==> flow/design.v <==
module fifo # (
	parameter DATA_WIDTH = 32,
	parameter DEPTH = 16,
	parameter LOG2DEPTH = 4
) (
	input clk,
	input reset_n,
	input i_flush,
	input [DATA_WIDTH-1:0] i_data,
	input i_write_enable,
	output o_full,
	output [DATA_WIDTH-1:0] o_data,
	input i_read_enable,
	output o_empty,
	output o_almost_empty
);
	reg [DATA_WIDTH-1:0] ram [0:DEPTH-1];
	reg [LOG2DEPTH-1:0] r_read_addr, r_write_addr;
	reg [LOG2DEPTH:0] r_count;
	wire w_enqueue, w_dequeue;
	assign w_dequeue = i_read_enable & !o_empty;
	assign w_enqueue = i_write_enable & (!o_full | i_read_enable);
	always @(posedge clk or negedge reset_n) begin
		if (!reset_n) begin
			r_write_addr <= 0;
		end else begin
			if (i_flush) begin
				r_write_addr <= 0;
			end else if (w_enqueue) begin
				if (r_write_addr == DEPTH-1) begin
					r_write_addr <= 0;
				end else begin
					r_write_addr <= r_write_addr + 1;
				end
			end
		end
	end
	integer  i;
	always @(posedge clk or negedge reset_n) begin
		if (!reset_n) begin
			for (i = 0; i < DEPTH; i = i + 1) begin
				ram[i] <= 0;
			end
		end else if (w_enqueue) begin
			ram[r_write_addr] <= i_data;
		end
	end
	always @(posedge clk or negedge reset_n) begin
		if (!reset_n) begin
			r_read_addr <= 0;
		end else begin
			if (i_flush) begin
				r_read_addr <= 0;
			end else if (w_dequeue) begin
				if (r_read_addr == DEPTH-1) begin
					r_read_addr <= 0;
				end else begin
					r_read_addr <= r_read_addr + 1;
				end
			end
		end
	end
	always @(posedge clk or negedge reset_n) begin
		if (!reset_n) begin
			r_count <= 0;
		end else begin
			if (i_flush) begin
				r_count <= 0;
			end else begin
				if (!o_full & i_write_enable & !w_dequeue) begin
					r_count <= r_count + 1;
				end else if (w_dequeue & !i_write_enable) begin
					r_count <= r_count - 1;
				end
			end
		end
	end
	assign o_full = (r_count == DEPTH);
	assign o_empty = (r_count == 0);
	assign o_almost_empty = (r_count <= 1);
	assign o_data = ~o_empty ? ram[r_read_addr] : 0;
endmodule
module command_control #(
	parameter RESET_CYCLES = 100
) (
	input wire clk,
	input wire reset_n,
	output wire [(32 - 1):0] o_addr,
	output wire [(32 - 1):0] o_write_data,
	output wire o_write_valid,
	input wire i_write_ready,
	input wire [(32 - 1):0] i_read_data,
	output wire o_read_req,
	input wire i_read_valid,
	input wire [((1 + 4 + 4 + 16) - 1):0] usb_flit_data,
	output wire [(8 - 1):0] o_response,
	input wire usb_rd_n,
	input wire usb_wr_n,
	input wire usb_ce_n,
	output wire usb_isout,
	output wire o_sw_reset_n
);
	wire w_parity;
	wire [4-1:0] w_flit_type;
	wire [4-1:0] w_flit_data_len;
	wire [16-1:0] w_flit_payload;
	assign {w_parity, w_flit_type, w_flit_data_len, w_flit_payload} = usb_flit_data;
	wire w_parity_error;
	assign w_parity_error = ^usb_flit_data != 0;
	reg [(32 - 1):0] r_addr;
	localparam STATE_W = 11;
	localparam STATE_WAIT_B = 0;
	localparam STATE_WAIT = 1 << STATE_WAIT_B;				 
	localparam STATE_READ_ADDR_B = 1;
	localparam STATE_READ_ADDR = 1 << STATE_READ_ADDR_B;	 
	localparam STATE_WAIT_READ_B = 2;
	localparam STATE_WAIT_READ = 1 << STATE_WAIT_READ_B;	 
	localparam STATE_SEND_READY_B = 3;
	localparam STATE_SEND_READY = 1 << STATE_SEND_READY_B;	 
	localparam STATE_SEND_DATA_B = 4;
	localparam STATE_SEND_DATA = 1 << STATE_SEND_DATA_B;	 
	localparam STATE_WRITE_ADDR_B = 5;
	localparam STATE_WRITE_ADDR = 1 << STATE_WRITE_ADDR_B;	 
	localparam STATE_WRITE_UPPER_B = 6;
	localparam STATE_WRITE_UPPER = 1 << STATE_WRITE_UPPER_B; 
	localparam STATE_WRITE_LOWER_B = 7;
	localparam STATE_WRITE_LOWER = 1 << STATE_WRITE_LOWER_B; 
	localparam STATE_SYNC_WRITE_B = 8;
	localparam STATE_SYNC_WRITE = 1 << STATE_SYNC_WRITE_B;	 
	localparam STATE_RESET_B = 9;
	localparam STATE_RESET = 1 << STATE_RESET_B;			 
	localparam STATE_RESPOND_B = 10;
	localparam STATE_RESPOND = 1 << STATE_RESPOND_B;		 
	reg [STATE_W-1:0] r_state;
	reg [(8 - 1):0] r_response;
	reg [16-1:0] r_recv_data_count;
	wire w_read_enable;
	wire w_write_enable;
	reg r_usb_ce_n;
	always @(posedge clk or negedge reset_n) begin
		if (!reset_n) begin
			r_usb_ce_n <= 1'b1;
		end else begin
			r_usb_ce_n <= usb_ce_n;
		end
	end
	assign w_read_enable = r_usb_ce_n == 1'b1 && usb_ce_n == 1'b0 && usb_rd_n == 1'b0;
	assign w_write_enable = r_usb_ce_n == 1'b1 && usb_ce_n == 1'b0 && usb_wr_n == 1'b0;
	reg [4-1:0] r_write_data_len;
	reg [(32 - 1):0] r_write_data;
	reg [16:0] r_write_data_count;
	wire w_write_buf_dequeue;
	reg r_write_buf_enqueue;
	wire w_write_buf_flush;
	wire w_write_buf_empty;
	wire [(32 - 1):0] w_write_buf_data;
	fifo write_buffer (
		.clk(clk),
		.reset_n(reset_n),
		.i_flush(w_write_buf_flush),
		.i_data(r_write_data),
		.i_write_enable(r_write_buf_enqueue),
		.o_full(),
		.o_data(w_write_buf_data),
		.i_read_enable(w_write_buf_dequeue),
		.o_empty(w_write_buf_empty),
		.o_almost_empty()
	);
	assign w_write_buf_dequeue = o_write_valid && i_write_ready;
	assign w_write_buf_flush = r_state[STATE_WAIT_B] && !w_write_buf_empty;
	reg [4-1:0] r_read_data_len;
	reg [16:0] r_read_data_count;
	reg r_read_buf_dequeue;
	wire w_read_buf_enqueue;
	wire w_read_buf_empty;
	wire [(32 - 1):0] w_read_buf_data;
	wire w_read_buf_flush;
	reg r_read_valid;  
	fifo read_buffer (
		.clk(clk),
		.reset_n(reset_n),
		.i_data(i_read_data),
		.i_write_enable(w_read_buf_enqueue),
		.i_flush(w_read_buf_flush),
		.o_full(),
		.o_data(w_read_buf_data),
		.i_read_enable(r_read_buf_dequeue),
		.o_empty(w_read_buf_empty),
		.o_almost_empty()
	);
	always @(posedge clk or negedge reset_n) begin
		if (!reset_n) begin
			r_read_valid <= 0;
		end else begin
			r_read_valid <= i_read_valid;
		end
	end
	assign w_read_buf_enqueue = r_state[STATE_WAIT_READ_B] && i_read_valid && r_read_data_count <= r_read_data_len;
	assign o_read_req = r_state[STATE_WAIT_READ_B] & !r_read_valid;
	assign w_read_buf_flush = r_state[STATE_WAIT_B] && !w_read_buf_empty;
	wire w_state_reset;
	assign w_state_reset = usb_flit_data[(1 + 4 + 4 + 16)-1:8] == 17'h0FF_FF && w_read_enable;
	localparam RESET_COUNT_W = $clog2(RESET_CYCLES);
	reg [RESET_COUNT_W-1:0] r_reset_count;
	always @(posedge clk or negedge reset_n) begin
		if (!reset_n) begin
			r_state <= STATE_WAIT;
			r_recv_data_count <= 0;
			r_write_data <= 0;
			r_read_data_len <= 0;
			r_write_data_len <= 0;
			r_addr <= 0;
			r_write_buf_enqueue <= 0;
			r_response <= 8'hff;
			r_reset_count <= 0;
		end else begin
			r_write_buf_enqueue <= 0;
			if (w_state_reset) begin
				r_state <= STATE_WAIT;
			end else begin
				case (r_state)
					STATE_WAIT: begin
						if (w_write_enable) begin
							if (w_parity_error) begin
								r_response <= 8'h01;
								r_state <= STATE_RESPOND;
							end else begin
								case (w_flit_type)
									4'h0: begin
										r_state <= STATE_READ_ADDR;
										r_read_data_len <= w_flit_data_len;
										r_addr <= {w_flit_payload, 16'h0000};
									end
									4'h2: begin
										r_state <= STATE_WRITE_ADDR;
										r_write_data_len <= w_flit_data_len;
										r_recv_data_count <= 0;
										r_addr <= {w_flit_payload, 16'h0000};
									end
									4'h6: begin
										r_state <= STATE_RESET;
										r_reset_count <= 0;
									end
									default: begin
										r_response <= 8'h02;
										r_state <= STATE_RESPOND;
									end
								endcase
							end
						end
					end
					STATE_READ_ADDR: begin
						if (w_write_enable) begin
							if (w_parity_error) begin
								r_response <= 8'h01;
								r_state <= STATE_RESPOND;
							end else if (w_flit_type == 4'h1) begin
								r_addr[(16 - 1):0] <= w_flit_payload;
								r_state <= STATE_WAIT_READ;
							end else begin
								r_response <= 8'h01;
								r_state <= STATE_RESPOND;
							end
						end
					end
					STATE_WRITE_ADDR: begin
						if (w_write_enable) begin
							if (w_parity_error) begin
								r_response <= 8'h01;
								r_state <= STATE_RESPOND;
							end else if (w_flit_type == 4'h3) begin
								r_addr[(16 - 1):0] <= w_flit_payload;
								r_state <= STATE_WRITE_UPPER;
							end else begin
								r_response <= 8'h02;
								r_state <= STATE_RESPOND;
							end
						end
					end
					STATE_WRITE_UPPER: begin
						if (w_write_enable) begin
							if (w_parity_error) begin
								r_response <= 8'h01;
								r_state <= STATE_RESPOND;
							end else if (w_flit_type == 4'h4) begin
								r_state <= STATE_WRITE_LOWER;
								r_write_data <= {w_flit_payload, 16'h0000};
							end else begin
								r_response <= 8'h02;
								r_state <= STATE_RESPOND;
							end
						end
					end
					STATE_WRITE_LOWER: begin
						if (w_write_enable) begin
							if (w_parity_error) begin
								r_response <= 8'h01;
								r_state <= STATE_RESPOND;
							end else if (w_flit_type == 4'h5) begin
								r_write_data[(16 - 1):0] <= w_flit_payload;
								r_write_buf_enqueue <= 1;
								if (r_recv_data_count == r_write_data_len) begin
									r_state <= STATE_SYNC_WRITE;
								end else begin
									r_recv_data_count <= r_recv_data_count + 1;
									r_state <= STATE_WRITE_UPPER;
								end
							end else begin
								r_response <= 8'h02;
								r_state <= STATE_RESPOND;
							end
						end
					end
					STATE_SYNC_WRITE: begin
						if (w_write_buf_empty && !r_write_buf_enqueue) begin
							r_response <= 8'h00;
							r_state <= STATE_RESPOND;
						end
					end
					STATE_WAIT_READ: begin
						if (r_read_data_count == r_read_data_len + 1) begin
							r_state <= STATE_SEND_READY;
						end
					end
					STATE_SEND_READY: begin
						if (w_read_enable) begin
							r_state <= STATE_SEND_DATA;
						end
					end
					STATE_SEND_DATA: begin
						if (w_read_buf_empty) begin
							r_response <= 8'h00;
							r_state <= STATE_RESPOND;
						end
					end
					STATE_RESET: begin
						if (r_reset_count == RESET_CYCLES) begin
							r_state <= STATE_RESPOND;
							r_response <= 8'h00;
						end else begin
							r_reset_count <= r_reset_count + 1;
						end
					end
					STATE_RESPOND: begin
						if (w_read_enable) begin
							r_state <= STATE_WAIT;
						end
					end
				endcase
			end
		end
	end
	always @(posedge clk or negedge reset_n) begin
		if (!reset_n) begin
			r_read_data_count <= 0;
		end else begin
			if (r_state[STATE_READ_ADDR_B]) begin
				r_read_data_count <= 0;
			end else if (r_state[STATE_WAIT_READ_B] && r_read_data_count <= r_read_data_len) begin
				if (i_read_valid) begin
					r_read_data_count <= r_read_data_count + 1;
				end
			end
		end
	end
	always @(posedge clk or negedge reset_n) begin
		if (!reset_n) begin
			r_write_data_count <= 0;
		end else begin
			if (r_state[STATE_WRITE_ADDR_B]) begin
				r_write_data_count <= 0;
			end else if (w_write_buf_dequeue) begin
				r_write_data_count <= r_write_data_count + 1;
			end
		end
	end
	reg [1:0] r_byte_count;
	always @(posedge clk or negedge reset_n) begin
		if (!reset_n) begin
			r_byte_count <= 0;
			r_read_buf_dequeue <= 0;
		end else begin
			r_read_buf_dequeue <= 0;
			if (r_state[STATE_SEND_DATA_B]) begin
				if (w_read_enable) begin
					if (r_byte_count == 3) begin
						r_byte_count <= 0;
						r_read_buf_dequeue <= 1;
					end else begin
						r_byte_count <= r_byte_count + 1;
					end
				end
			end
		end
	end
	reg [(8 - 1):0] r_response_out;
	reg [1:0] r_isout_pipe;
	always @(posedge clk or negedge reset_n) begin
		if (!reset_n) begin
			r_response_out <= 8'hff;
			r_isout_pipe <= 0;
		end else begin
			r_isout_pipe <= {r_isout_pipe[0], (usb_ce_n == 1'b0 && usb_rd_n == 1'b0)};
			if (w_read_enable) begin
				case (r_state)
					STATE_SEND_READY: begin
						r_response_out <= 8'h03;
					end
					STATE_SEND_DATA: begin
						r_response_out <= w_read_buf_data[r_byte_count * 8 +: 8];
					end
					STATE_RESPOND: begin
						r_response_out <= r_response;
					end
					default: begin
						r_response_out <= 8'hff;
					end
				endcase
			end
		end
	end
	assign o_response = r_response_out;
	assign usb_isout = r_isout_pipe[1];
	assign o_addr = (r_state[STATE_WAIT_READ_B]) ? r_addr + (r_read_data_count * 4) :
					(o_write_valid) ? r_addr + (r_write_data_count * 4) : 0;
	assign o_write_data = w_write_buf_data;
	assign o_write_valid = (r_state[STATE_WRITE_UPPER_B] || r_state[STATE_WRITE_LOWER_B] ||
							r_state[STATE_SYNC_WRITE_B]) && !w_write_buf_empty;
	assign o_sw_reset_n = r_state[STATE_RESET_B] ? 1'b0 : 1'b1;
endmodule
`timescale 1 ns / 1 ps
	module usb_interface_v1_0_M00_AXI #
	(
		parameter  C_M_START_DATA_VALUE	= 32'h00000000,
		parameter  C_M_TARGET_SLAVE_BASE_ADDR	= 32'h00000000,
		parameter integer C_M_AXI_ADDR_WIDTH	= 32,
		parameter integer C_M_AXI_DATA_WIDTH	= 32,
		parameter integer C_M_TRANSACTIONS_NUM	= 4
	)
	(
		input wire [(32 - 1):0] i_addr,
		input wire [(32 - 1):0] i_write_data,
		input wire i_write_valid,
		output wire o_write_ready,
		output wire [(32 - 1):0] o_read_data,
		input wire i_read_req,
		output wire o_read_data_valid,
		input wire  M_AXI_ACLK,
		input wire  M_AXI_ARESETN,
		output wire [C_M_AXI_ADDR_WIDTH-1 : 0] M_AXI_AWADDR,
		output wire [2 : 0] M_AXI_AWPROT,
		output wire  M_AXI_AWVALID,
		input wire  M_AXI_AWREADY,
		output wire [C_M_AXI_DATA_WIDTH-1 : 0] M_AXI_WDATA,
		output wire [C_M_AXI_DATA_WIDTH/8-1 : 0] M_AXI_WSTRB,
		output wire  M_AXI_WVALID,
		input wire  M_AXI_WREADY,
		input wire [1 : 0] M_AXI_BRESP,
		input wire  M_AXI_BVALID,
		output wire  M_AXI_BREADY,
		output wire [C_M_AXI_ADDR_WIDTH-1 : 0] M_AXI_ARADDR,
		output wire [2 : 0] M_AXI_ARPROT,
		output wire  M_AXI_ARVALID,
		input wire  M_AXI_ARREADY,
		input wire [C_M_AXI_DATA_WIDTH-1 : 0] M_AXI_RDATA,
		input wire [1 : 0] M_AXI_RRESP,
		input wire  M_AXI_RVALID,
		output wire  M_AXI_RREADY
	);
	reg r_axi_awvalid, r_axi_wvalid, r_axi_bready;
	reg r_axi_arvalid, r_axi_rready;
	reg [C_M_AXI_ADDR_WIDTH-1 : 0] 	r_axi_awaddr;
	reg [C_M_AXI_DATA_WIDTH-1 : 0] 	r_axi_wdata;
	reg [C_M_AXI_ADDR_WIDTH-1 : 0] 	r_axi_araddr;
	reg [C_M_AXI_DATA_WIDTH-1 : 0] r_read_data;
	reg r_rvalid;
	reg r_read_req, r_read_req_delayed;
	reg r_write_valid, r_write_valid_delayed;
	reg r_axi_awready, r_axi_wready;
	wire w_raise_read_req;
	wire w_raise_write_valid;
	assign w_raise_read_req = r_read_req && ~r_read_req_delayed;
	assign w_raise_write_valid = r_write_valid && ~r_write_valid_delayed;
	assign M_AXI_AWADDR	= C_M_TARGET_SLAVE_BASE_ADDR + r_axi_awaddr;
	assign M_AXI_WDATA	= r_axi_wdata;
	assign M_AXI_AWPROT	= 3'b000;
	assign M_AXI_AWVALID	= r_axi_awvalid;
	assign M_AXI_WVALID	= r_axi_wvalid;
	assign M_AXI_WSTRB	= 4'b1111;
	assign M_AXI_BREADY	= r_axi_bready;
	assign M_AXI_ARADDR	= C_M_TARGET_SLAVE_BASE_ADDR + r_axi_araddr;
	assign M_AXI_ARVALID	= r_axi_arvalid;
	assign M_AXI_ARPROT	= 3'b001;
	assign M_AXI_RREADY = i_read_req;
	assign o_write_ready = r_axi_awready && r_axi_wready;
	assign o_read_data_valid = r_rvalid;
	assign o_read_data = r_read_data;
	always @(posedge M_AXI_ACLK) begin
		if (M_AXI_ARESETN == 0) begin
			r_read_req <= 0;
			r_read_req_delayed <= 0;
			r_write_valid <= 0;
			r_write_valid_delayed <= 0;
		end else begin
			r_read_req <= i_read_req;
			r_read_req_delayed <= r_read_req;
			r_write_valid <= i_write_valid;
			r_write_valid_delayed <= r_write_valid;
		end
	end
	always @(posedge M_AXI_ACLK) begin
		if (M_AXI_ARESETN == 0) begin
			r_axi_awvalid <= 1'b0;
		end else begin
			if (w_raise_write_valid) begin
				r_axi_awvalid <= 1'b1;
			end else if (M_AXI_AWREADY && r_axi_awvalid) begin
				r_axi_awvalid <= 1'b0;
			end
		end
	end
	always @(posedge M_AXI_ACLK) begin
		if (M_AXI_ARESETN == 0) begin
			r_axi_wvalid <= 1'b0;
		end else if (w_raise_write_valid) begin
			r_axi_wvalid <= 1'b1;
 		end else if (M_AXI_WREADY && r_axi_wvalid) begin
			r_axi_wvalid <= 1'b0;
		end
	end
	always @(posedge M_AXI_ACLK) begin
		if (M_AXI_ARESETN == 0) begin
			r_axi_awready <= 1'b0;
			r_axi_wready <= 1'b0;
		end else begin
			if (r_axi_awready && r_axi_wready) begin
				r_axi_awready <= 1'b0;
				r_axi_wready <= 1'b0;
			end else begin
				if (M_AXI_AWREADY) begin
					r_axi_awready <= 1'b1;
				end
				if (M_AXI_WREADY) begin
					r_axi_wready <= 1'b1;
				end
			end
		end
	end
	always @(posedge M_AXI_ACLK) begin
		if (M_AXI_ARESETN == 0) begin
			r_axi_bready <= 1'b0;
		end else if (M_AXI_BVALID && ~r_axi_bready) begin
			r_axi_bready <= 1'b1;
		end else if (r_axi_bready) begin
			r_axi_bready <= 1'b0;
		end
	end
	always @(posedge M_AXI_ACLK) begin
		if (M_AXI_ARESETN == 0) begin
			r_axi_arvalid <= 1'b0;
		end else if (w_raise_read_req) begin
			r_axi_arvalid <= 1'b1;
		end	else if (M_AXI_ARREADY && r_axi_arvalid) begin
				r_axi_arvalid <= 1'b0;
		end
	end
	always @(posedge M_AXI_ACLK) begin
		if (M_AXI_ARESETN == 0) begin
			r_read_data <= 0;
			r_rvalid <= 0;
		end else begin
			r_rvalid <= M_AXI_RVALID;
			if (M_AXI_RVALID) begin
				r_read_data <= M_AXI_RDATA;
			end
		end
	end
	always @(posedge M_AXI_ACLK) begin
		if (M_AXI_ARESETN == 0) begin
			r_axi_awaddr <= 0;
		end else if (w_raise_write_valid) begin
			r_axi_awaddr <= i_addr;
		end
	end
	always @(posedge M_AXI_ACLK) begin
		if (M_AXI_ARESETN == 0) begin
			r_axi_wdata <= C_M_START_DATA_VALUE;
		end else if (w_raise_write_valid) begin
			r_axi_wdata <= i_write_data;
		end
	end
	always @(posedge M_AXI_ACLK) begin
		if (M_AXI_ARESETN == 0) begin
			r_axi_araddr <= 0;
		end else if (w_raise_read_req) begin
			r_axi_araddr <= i_addr;
		end
	end
endmodule
`timescale 1 ns / 1 ps
module usb_interface_v1_0 #
(
	parameter RESET_CYCLES = 100,
	parameter  C_M00_AXI_START_DATA_VALUE	= 32'h00000000,
	parameter  C_M00_AXI_TARGET_SLAVE_BASE_ADDR	= 32'h00000000,
	parameter integer C_M00_AXI_ADDR_WIDTH	= 32,
	parameter integer C_M00_AXI_DATA_WIDTH	= 32,
	parameter integer C_M00_AXI_TRANSACTIONS_NUM	= 4
) (
	input wire [(8 - 1):0] usb_data_in,
	output wire [(8 - 1):0] usb_data_out,
	output wire usb_data_oe,
	input wire [(1 + 4 + 4 + 16)-8-1:0] usb_addr,
	input wire usb_rd_n,
	input wire usb_wr_n,
	input wire usb_ce_n,
	output wire sw_reset_n,
	input wire  m00_axi_aclk,
	input wire  m00_axi_aresetn,
	output wire [C_M00_AXI_ADDR_WIDTH-1 : 0] m00_axi_awaddr,
	output wire [2 : 0] m00_axi_awprot,
	output wire  m00_axi_awvalid,
	input wire  m00_axi_awready,
	output wire [C_M00_AXI_DATA_WIDTH-1 : 0] m00_axi_wdata,
	output wire [C_M00_AXI_DATA_WIDTH/8-1 : 0] m00_axi_wstrb,
	output wire  m00_axi_wvalid,
	input wire  m00_axi_wready,
	input wire [1 : 0] m00_axi_bresp,
	input wire  m00_axi_bvalid,
	output wire  m00_axi_bready,
	output wire [C_M00_AXI_ADDR_WIDTH-1 : 0] m00_axi_araddr,
	output wire [2 : 0] m00_axi_arprot,
	output wire  m00_axi_arvalid,
	input wire  m00_axi_arready,
	input wire [C_M00_AXI_DATA_WIDTH-1 : 0] m00_axi_rdata,
	input wire [1 : 0] m00_axi_rresp,
	input wire  m00_axi_rvalid,
	output wire  m00_axi_rready
);
	wire [(32 - 1):0] w_addr_from_usb;
	wire [(32 - 1):0] w_usb_write_data;
	wire w_usb_write_valid;
	wire w_usb_write_ready;
	wire [(32 - 1):0] w_usb_read_data;
	wire w_usb_read_req;
	wire w_usb_read_valid;
	wire w_is_output;
	wire [(8 - 1):0] w_usb_in_data;
	wire [(8 - 1):0] w_usb_out_data;
	usb_interface_v1_0_M00_AXI # (
		.C_M_START_DATA_VALUE(C_M00_AXI_START_DATA_VALUE),
		.C_M_TARGET_SLAVE_BASE_ADDR(C_M00_AXI_TARGET_SLAVE_BASE_ADDR),
		.C_M_AXI_ADDR_WIDTH(C_M00_AXI_ADDR_WIDTH),
		.C_M_AXI_DATA_WIDTH(C_M00_AXI_DATA_WIDTH),
		.C_M_TRANSACTIONS_NUM(C_M00_AXI_TRANSACTIONS_NUM)
	) usb_interface_v1_0_M00_AXI_inst (
		.i_addr(w_addr_from_usb),
		.i_write_data(w_usb_write_data),
		.i_write_valid(w_usb_write_valid),
		.o_write_ready(w_usb_write_ready),
		.o_read_data(w_usb_read_data),
		.i_read_req(w_usb_read_req),
		.o_read_data_valid(w_usb_read_valid),
		.M_AXI_ACLK(m00_axi_aclk),
		.M_AXI_ARESETN(m00_axi_aresetn),
		.M_AXI_AWADDR(m00_axi_awaddr),
		.M_AXI_AWPROT(m00_axi_awprot),
		.M_AXI_AWVALID(m00_axi_awvalid),
		.M_AXI_AWREADY(m00_axi_awready),
		.M_AXI_WDATA(m00_axi_wdata),
		.M_AXI_WSTRB(m00_axi_wstrb),
		.M_AXI_WVALID(m00_axi_wvalid),
		.M_AXI_WREADY(m00_axi_wready),
		.M_AXI_BRESP(m00_axi_bresp),
		.M_AXI_BVALID(m00_axi_bvalid),
		.M_AXI_BREADY(m00_axi_bready),
		.M_AXI_ARADDR(m00_axi_araddr),
		.M_AXI_ARPROT(m00_axi_arprot),
		.M_AXI_ARVALID(m00_axi_arvalid),
		.M_AXI_ARREADY(m00_axi_arready),
		.M_AXI_RDATA(m00_axi_rdata),
		.M_AXI_RRESP(m00_axi_rresp),
		.M_AXI_RVALID(m00_axi_rvalid),
		.M_AXI_RREADY(m00_axi_rready)
	);
	assign w_usb_in_data = usb_data_in;
	assign usb_data_out = w_usb_out_data;
	assign usb_data_oe = w_is_output;
	command_control #(
		.RESET_CYCLES(RESET_CYCLES)
	) command_control_inst (
		.clk(m00_axi_aclk),
		.reset_n(m00_axi_aresetn),
		.o_addr(w_addr_from_usb),
		.o_write_data(w_usb_write_data),
		.o_write_valid(w_usb_write_valid),
		.i_write_ready(w_usb_write_ready),
		.i_read_data(w_usb_read_data),
		.o_read_req(w_usb_read_req),
		.i_read_valid(w_usb_read_valid),
		.o_sw_reset_n(sw_reset_n),
		.o_response(w_usb_out_data),
		.usb_rd_n(usb_rd_n),
		.usb_wr_n(usb_wr_n),
		.usb_ce_n(usb_ce_n),
		.usb_flit_data({usb_addr, w_usb_in_data}),
		.usb_isout(w_is_output)
	);
endmodule
# [Reports on usb_interface_v1_0]
# Tool output for the design above, in the order of the flow.
# Line numbers count from 1 in the design file above.
# Cell names lack the library's common part.
# The mark - stands for no value.
[design] design="usb_interface_v1_0" clock_port="m00_axi_aclk" lib="sky130hd" corner="tt_025C_1v80"

# [Word-level counts]
# Yosys after proc, flatten, opt, wreduce and memory -nomap, before mapping. Print and check cells are not counted. Equal cells are merged and count once.
[op_classes] bitwise=22 n_eq=122 cmp=1 n_mux=120 reduce_logical=105 shift=1 n_addsub=16
[ops] operator="parallel mux 32 bit (select 16 bit)" count=2
[ops] operator="two-way mux 16 bit" count=22
[ops] operator="two-way mux 11 bit" count=21
[ops] operator="two-way mux 8 bit" count=18
[ops] operator="== test 4 bit with constant B" count=32
[ops] operator="two-way mux 32 bit" count=4
[ops] operator="parallel mux 11 bit (select 11 bit)" count=1
[ops] operator="two-way mux 17 bit" count=5
[ops] operator="== test 4 x 3 -> 1 bit with constant B" count=19
[ops] operator="AND reduction 2 bit" count=34
[ops] operator="adder 32 x 19 -> 32 bit" count=2
[ops] operator="parallel mux 8 bit (select 8 bit)" count=1
[ops] operator="parallel mux 16 bit (select 2 bit)" count=2
[ops] operator="parallel mux 16 bit (select 3 bit)" count=1
[ops] operator="two-way mux 4 bit" count=12
[ops] operator="== test 4 x 2 -> 1 bit with constant B" count=10
[ops] operator="adder 17 x 1 -> 17 bit with constant B" count=2
[ops] operator="parallel mux 11 bit (select 3 bit)" count=1
[ops] operator="== test 17 x 32 -> 1 bit" count=1
[ops] operator="indexed select 32 x 6 -> 8 bit" count=1
[ops] operator="nonzero test 32 bit" count=1
[ops] operator="inequality test 3 x 1 -> 1 bit with constant B" count=10
[ops] operator="two-way mux 5 bit" count=6
[ops] operator="two-way mux 7 bit" count=4
[ops] operator="nonzero test 2 bit" count=13
[ops] operator="XOR reduction 25 bit" count=1
[ops] operator="inequality test 2 x 1 -> 1 bit with constant B" count=12
[ops] operator="parallel mux 8 bit (select 3 bit)" count=1
# Other operator kinds: 51; their cells: 148.
[bits] register_bits=1353 inputBits=71 word_cells=459

# [Depth]
# Longest topological path by Yosys (ltp), each cell counted once; first at word level (registers and memories cut), then after technology mapping (sequential cells cut; the memories' decode and read muxes count).
[logic_depth] depth_word=9 ABC_AREA=0 mapped_depth=15 ltp_nobuf=14

# [Synthesis result]
# The flow's flattened synthesis, as Yosys stat reports it; memories are mapped. The netlist is that of the ABC_AREA named above (0 if unset); the other value can give another one.
# Totals and module areas in this step are rounded.
[synth_totals] sequential_area_um2=33100 cell_count=5125 area_um2=61700 ff_cells=1348
[by_type] cell_type="dfrtp_1" count=1196 area_total_um2=2.99E+04
[by_type] cell_type="mux2_2" count=1073 area_total_um2=1.21E+04
[by_type] cell_type="dfxtp_1" count=139 area_total_um2=2.78E+03
[by_type] cell_type="a22oi_1" count=254 area_total_um2=1.91E+03
[by_type] cell_type="clkbuf_1" count=301 area_total_um2=1.13E+03
[by_type] cell_type="ha_1" count=81 area_total_um2=1.01E+03
[by_type] cell_type="a21oi_1" count=177 area_total_um2=885.85
[by_type] cell_type="nand2_1" count=231 area_total_um2=867.082
[by_type] cell_type="a22o_1" count=90 area_total_um2=788.256
[by_type] cell_type="nor2_1" count=204 area_total_um2=765.734
[by_type] cell_type="nand3_1" count=135 area_total_um2=675.648
[by_type] cell_type="mux2i_1" count=63 area_total_um2=630.605
[by_type] cell_type="o21ai_0" count=123 area_total_um2=615.59
[by_type] cell_type="a221oi_1" count=67 area_total_um2=586.813
[by_type] cell_type="nand4_1" count=93 area_total_um2=581.808
[by_type] cell_type="xnor2_1" count=55 area_total_um2=481.712
[by_type] cell_type="and3_1" count=61 area_total_um2=381.616
[by_type] cell_type="o221ai_1" count=40 area_total_um2=350.336
# Not listed: further types 74, cells in them 742.
# The figures by module come from a second, unflattened synthesis with its own total; it is not the netlist above.
[unflattened] cells_unflattened=5322 hier_area_um2=64200
# Rows give one instance, submodules left out.
[by_module] mod="fifo" instances=2 mod_area_um2=24200 cells=1843 seq_area_um2=13100
[by_module] mod="command_control (RESET_CYCLES=100)" instances=1 mod_area_um2=10400 cells=1105 seq_area_um2=4000
[by_module] mod="usb_interface_v1_0_M00_AXI" instances=1 mod_area_um2=5330 cells=531 seq_area_um2=2780
[by_module] mod="usb_interface_v1_0" instances=1 mod_area_um2=0.0 cells=0 seq_area_um2=0.0

# [Path before layout]
# OpenSTA on the mapped netlist: ideal clock, no wires. The path of least setup slack (recovery checks aside). Input and output delay are each 20% of the period. Register names are those of the netlist, which keeps one name where synthesis merged equal registers.
[synth_timing] path_kind="input-to-reg" start="input port usb_addr[12]" end="register command_control_inst.r_recv_data_count[13]" delay_ps=2638 tclk_ps=10000 stages=10 launch_ps=2000 setup_time_ps=65 n_path_buf=0 arrival_time_ps=4573 in_delay_ps=2000 slack_ps=5362 period_less_setup_slack_ps=4638
# "delay_ps" is the arrival time less input delay plus setup time.
# "stages" counts driving pins, that of a launching flip-flop among them; a cell with two outputs on the path counts twice.
# "period_less_setup_slack_ps" = period - worst setup slack (recovery checks aside). The figure is calculated, with input and output delays left at 20% of the set period.
# Between the ends stands the longest chain of elaborated cells between them, by number of cells; it is not shown to be the way that was timed. Of several equally long chains one is given.
# Each line given opens the expression or statement behind the cell; cells for indexed reads and writes are added by Yosys, which also makes memories of some case tables.
# A register here has more assigning lines than the two given.
[synth_via] cell_sequence="inv_1 ha_1 xnor2_1 xnor2_1 xnor3_1 xnor2_1 a41oi_1 or4_1 or3_1 nand2_1" elab_chain_cells=5 cells_between=19 lines_between=9
[synth_lines] item="from (decl)" line_no=613 source="input wire [(1 + 4 + 4 + 16)-8-1:0] usb_addr,"
[synth_lines] item="== test 4 x 3 -> 1 bit" line_no=299 source="end else if (w_flit_type == 4'h5) begin"
[synth_lines] item="two-way mux 16 bit" line_no=299
[synth_lines] item="two-way mux 16 bit" line_no=296 source="if (w_parity_error) begin"
[synth_lines] item="two-way mux 16 bit" line_no=295 source="if (w_write_enable) begin"
[synth_lines] item="parallel mux 16 bit (select 2 bit)" line_no=221 source="case (r_state)"
[synth_lines] item="to (assign)" line_no=208 source="r_recv_data_count <= 0;"
[synth_lines] item="to (assign)" line_no=305 source="r_recv_data_count <= r_recv_data_count + 1;"
[synth_lines] item="to (decl)" line_no=136 source="reg [16-1:0] r_recv_data_count;"

# [Timing after layout]
# From the final timing report of run A: the path of least setup slack in the routed layout; clock arrival at registers is part of the times.
# The path's times are printed in steps of 10 ps; the period is the one set.
[layout_timing] path_kind="input-to-reg" start="input port usb_addr[3]" end="register command_control_inst.r_addr[20]" setup_time_ps=120 arrival_time_ps=5190 launch_ps=1400 n_path_buf=2 tclk_ps=7020 slack_ps=2490 stages=11 in_delay_ps=1400
# Between the ends stands the longest chain of elaborated cells between them, by number of cells; it is not shown to be the way that was timed. Of several equally long chains one is given.
# A register here has more assigning lines than the two given.
[layout_via] cell_sequence="clkdlybuf4s50_1 ha_1 xnor2_1 xnor2_1 xnor3_1 xor2_1 buf_4 o21bai_1 nand2_1 nand2_1 o21ai_0" elab_chain_cells=4 cells_between=7 lines_between=2
[layout_lines] item="from (decl)" line_no=613 source="input wire [(1 + 4 + 4 + 16)-8-1:0] usb_addr,"
[layout_lines] item="XOR reduction 25 bit" line_no=109 source="assign w_parity_error = ^usb_flit_data != 0;"
[layout_lines] item="nonzero test 32 bit" line_no=109
[layout_lines] item="inverter 1 bit"
[layout_lines] item="AND reduction 5 bit"
[layout_lines] item="to (assign)" line_no=232 source="r_addr <= {w_flit_payload, 16'h0000};"
[layout_lines] item="to (assign)" line_no=238 source="r_addr <= {w_flit_payload, 16'h0000};"
[layout_lines] item="to (decl)" line_no=110 source="reg [(32 - 1):0] r_addr;"

Stored flow runs of usb_interface_v1_0 (4 of them; Yosys, OpenROAD, sky130hd). They differ in their settings and are not a sequence. Constraints: input delay and output delay 20% of the set period each, output load 0.01 pF.
By "achieved_period_ps" is meant the clock period of the run minus its worst setup slack. This is arithmetic on one report: input and output delays are still those of the set period (20% each).
"worst_setup_path_time_ps" means the part of the period allowed to the worst setup path (the constraints hold back 20% at inputs and 20% at outputs) less its slack; where the path has registers, the arrival times of their clocks count too.
"design_power_uw" is the tool's figure for a default switching activity; nothing was simulated.
"worst_setup_path_time_ps" is given in steps of 10 ps.
Measured values are rounded.

[flow] run A: files
==> flow/run.sh <==
#!/bin/bash
# the make line also repeats the synthesis and layout settings of config.mk as NAME=value (left out here)
make -C /OpenROAD-flow-scripts/flow DESIGN_CONFIG=/design/flow/config.mk WORK_HOME=/design/flow/orfs CLKGATE_MAP_FILE= finish
==> flow/config.mk <==
export PLATFORM = sky130hd
export DESIGN_NAME = usb_interface_v1_0
export DESIGN_NICKNAME = usb_interface_v1_0
export VERILOG_FILES = /design/flow/design.v
export SDC_FILE = /design/flow/constraint.sdc
export NUM_CORES = 4
export LEC_CHECK = 0
export CAP_MARGIN = 30
export CORE_ASPECT_RATIO = 1.17
export CORE_MARGIN = 2
export CORE_UTILIZATION = 41
export CTS_CLUSTER_SIZE = 69
export GPL_ROUTABILITY_DRIVEN = 1
export PLACE_DENSITY_LB_ADDON = 0.23
export SLEW_MARGIN = 10
==> flow/constraint.sdc <==
create_clock -name core_clock -period 7.02 [get_ports {m00_axi_aclk}]
set_input_delay 1.4040 -clock core_clock [delete_from_list [all_inputs] [get_ports {m00_axi_aclk}]]
set_output_delay 1.4040 -clock core_clock [all_outputs]
set_load 0.01 [all_outputs]

[flow] run A: metrics
[metrics] ys_area_um2 = 61700
[metrics] die_um2 = 154000
[metrics] stdcell_area_um2 = 70300
[metrics] fin_util_pct = 46.8
[metrics] fin_ws_ps = 2490
[metrics] timing.setup.tns_ps = 0
[metrics] timing.hold.ws_ps = 349
[metrics] design_power_uw = 18500
[metrics] achieved_period_ps = 4528
[metrics] worst_setup_path_time_ps = 3120
[metrics] worst_path_kind = input-to-reg

[flow] run B: files
==> flow/run.sh <==
#!/bin/bash
# the make line also repeats the synthesis and layout settings of config.mk as NAME=value (left out here)
make -C /OpenROAD-flow-scripts/flow DESIGN_CONFIG=/design/flow/config.mk WORK_HOME=/design/flow/orfs CLKGATE_MAP_FILE= finish
==> flow/config.mk <==
export PLATFORM = sky130hd
export DESIGN_NAME = usb_interface_v1_0
export DESIGN_NICKNAME = usb_interface_v1_0
export VERILOG_FILES = /design/flow/design.v
export SDC_FILE = /design/flow/constraint.sdc
export NUM_CORES = 4
export LEC_CHECK = 0
export CAP_MARGIN = 20
export CELL_PAD_IN_SITES_DETAIL_PLACEMENT = 1
export CORE_MARGIN = 7
export CORE_UTILIZATION = 31
export CTS_CLUSTER_DIAMETER = 66
export CTS_CLUSTER_SIZE = 91
export MAX_ROUTING_LAYER = met4
export PLACE_DENSITY = 0.65
export SLEW_MARGIN = 20
export TNS_END_PERCENT = 85
==> flow/constraint.sdc <==
create_clock -name core_clock -period 3.33 [get_ports {m00_axi_aclk}]
set_input_delay 0.6660 -clock core_clock [delete_from_list [all_inputs] [get_ports {m00_axi_aclk}]]
set_output_delay 0.6660 -clock core_clock [all_outputs]
set_load 0.01 [all_outputs]

[flow] run B: metrics
[metrics] ys_area_um2 = 61700
[metrics] die_um2 = 212000
[metrics] stdcell_area_um2 = 71900
[metrics] fin_util_pct = 36.4
[metrics] fin_ws_ps = 64
[metrics] timing.setup.tns_ps = 0
[metrics] timing.hold.ws_ps = 349
[metrics] design_power_uw = 36300
[metrics] achieved_period_ps = 3266
[metrics] worst_setup_path_time_ps = 3270
[metrics] worst_path_kind = reg-to-reg

[flow] run C: files
==> flow/run.sh <==
#!/bin/bash
# the make line also repeats the synthesis and layout settings of config.mk as NAME=value (left out here)
make -C /OpenROAD-flow-scripts/flow DESIGN_CONFIG=/design/flow/config.mk WORK_HOME=/design/flow/orfs CLKGATE_MAP_FILE= finish
==> flow/config.mk <==
export PLATFORM = sky130hd
export DESIGN_NAME = usb_interface_v1_0
export DESIGN_NICKNAME = usb_interface_v1_0
export VERILOG_FILES = /design/flow/design.v
export SDC_FILE = /design/flow/constraint.sdc
export NUM_CORES = 4
export LEC_CHECK = 0
export ABC_AREA = 1
export CAP_MARGIN = 10
export CELL_PAD_IN_SITES_DETAIL_PLACEMENT = 2
export CELL_PAD_IN_SITES_GLOBAL_PLACEMENT = 1
export CORE_MARGIN = 10
export CORE_UTILIZATION = 68
export PLACE_DENSITY = 0.6
export SLEW_MARGIN = 20
==> flow/constraint.sdc <==
create_clock -name core_clock -period 10.0 [get_ports {m00_axi_aclk}]
set_input_delay 2.0000 -clock core_clock [delete_from_list [all_inputs] [get_ports {m00_axi_aclk}]]
set_output_delay 2.0000 -clock core_clock [all_outputs]
set_load 0.01 [all_outputs]

[flow] run C: incomplete, placement halted on GPL-0301

[flow] run D: files
==> flow/run.sh <==
#!/bin/bash
# the make line also repeats the synthesis and layout settings of config.mk as NAME=value (left out here)
make -C /OpenROAD-flow-scripts/flow DESIGN_CONFIG=/design/flow/config.mk WORK_HOME=/design/flow/orfs CLKGATE_MAP_FILE= finish
==> flow/config.mk <==
export PLATFORM = sky130hd
export DESIGN_NAME = usb_interface_v1_0
export DESIGN_NICKNAME = usb_interface_v1_0
export VERILOG_FILES = /design/flow/design.v
export SDC_FILE = /design/flow/constraint.sdc
export NUM_CORES = 4
export LEC_CHECK = 0
export CAP_MARGIN = 20
export CORE_MARGIN = 2
export CORE_UTILIZATION = 40
export PLACE_DENSITY = 0.6
export SLEW_MARGIN = 20
==> flow/constraint.sdc <==
create_clock -name core_clock -period 10.0 [get_ports {m00_axi_aclk}]
set_input_delay 2.0000 -clock core_clock [delete_from_list [all_inputs] [get_ports {m00_axi_aclk}]]
set_output_delay 2.0000 -clock core_clock [all_outputs]
set_load 0.01 [all_outputs]

[flow] run D: metrics
[metrics] ys_area_um2 = 61700
[metrics] die_um2 = 158000
[metrics] stdcell_area_um2 = 70500
[metrics] fin_util_pct = 45.9
[metrics] fin_ws_ps = 4660
[metrics] timing.setup.tns_ps = 0
[metrics] timing.hold.ws_ps = 373
[metrics] design_power_uw = 13200
[metrics] achieved_period_ps = 5338
[metrics] worst_setup_path_time_ps = 3340
[metrics] worst_path_kind = input-to-reg
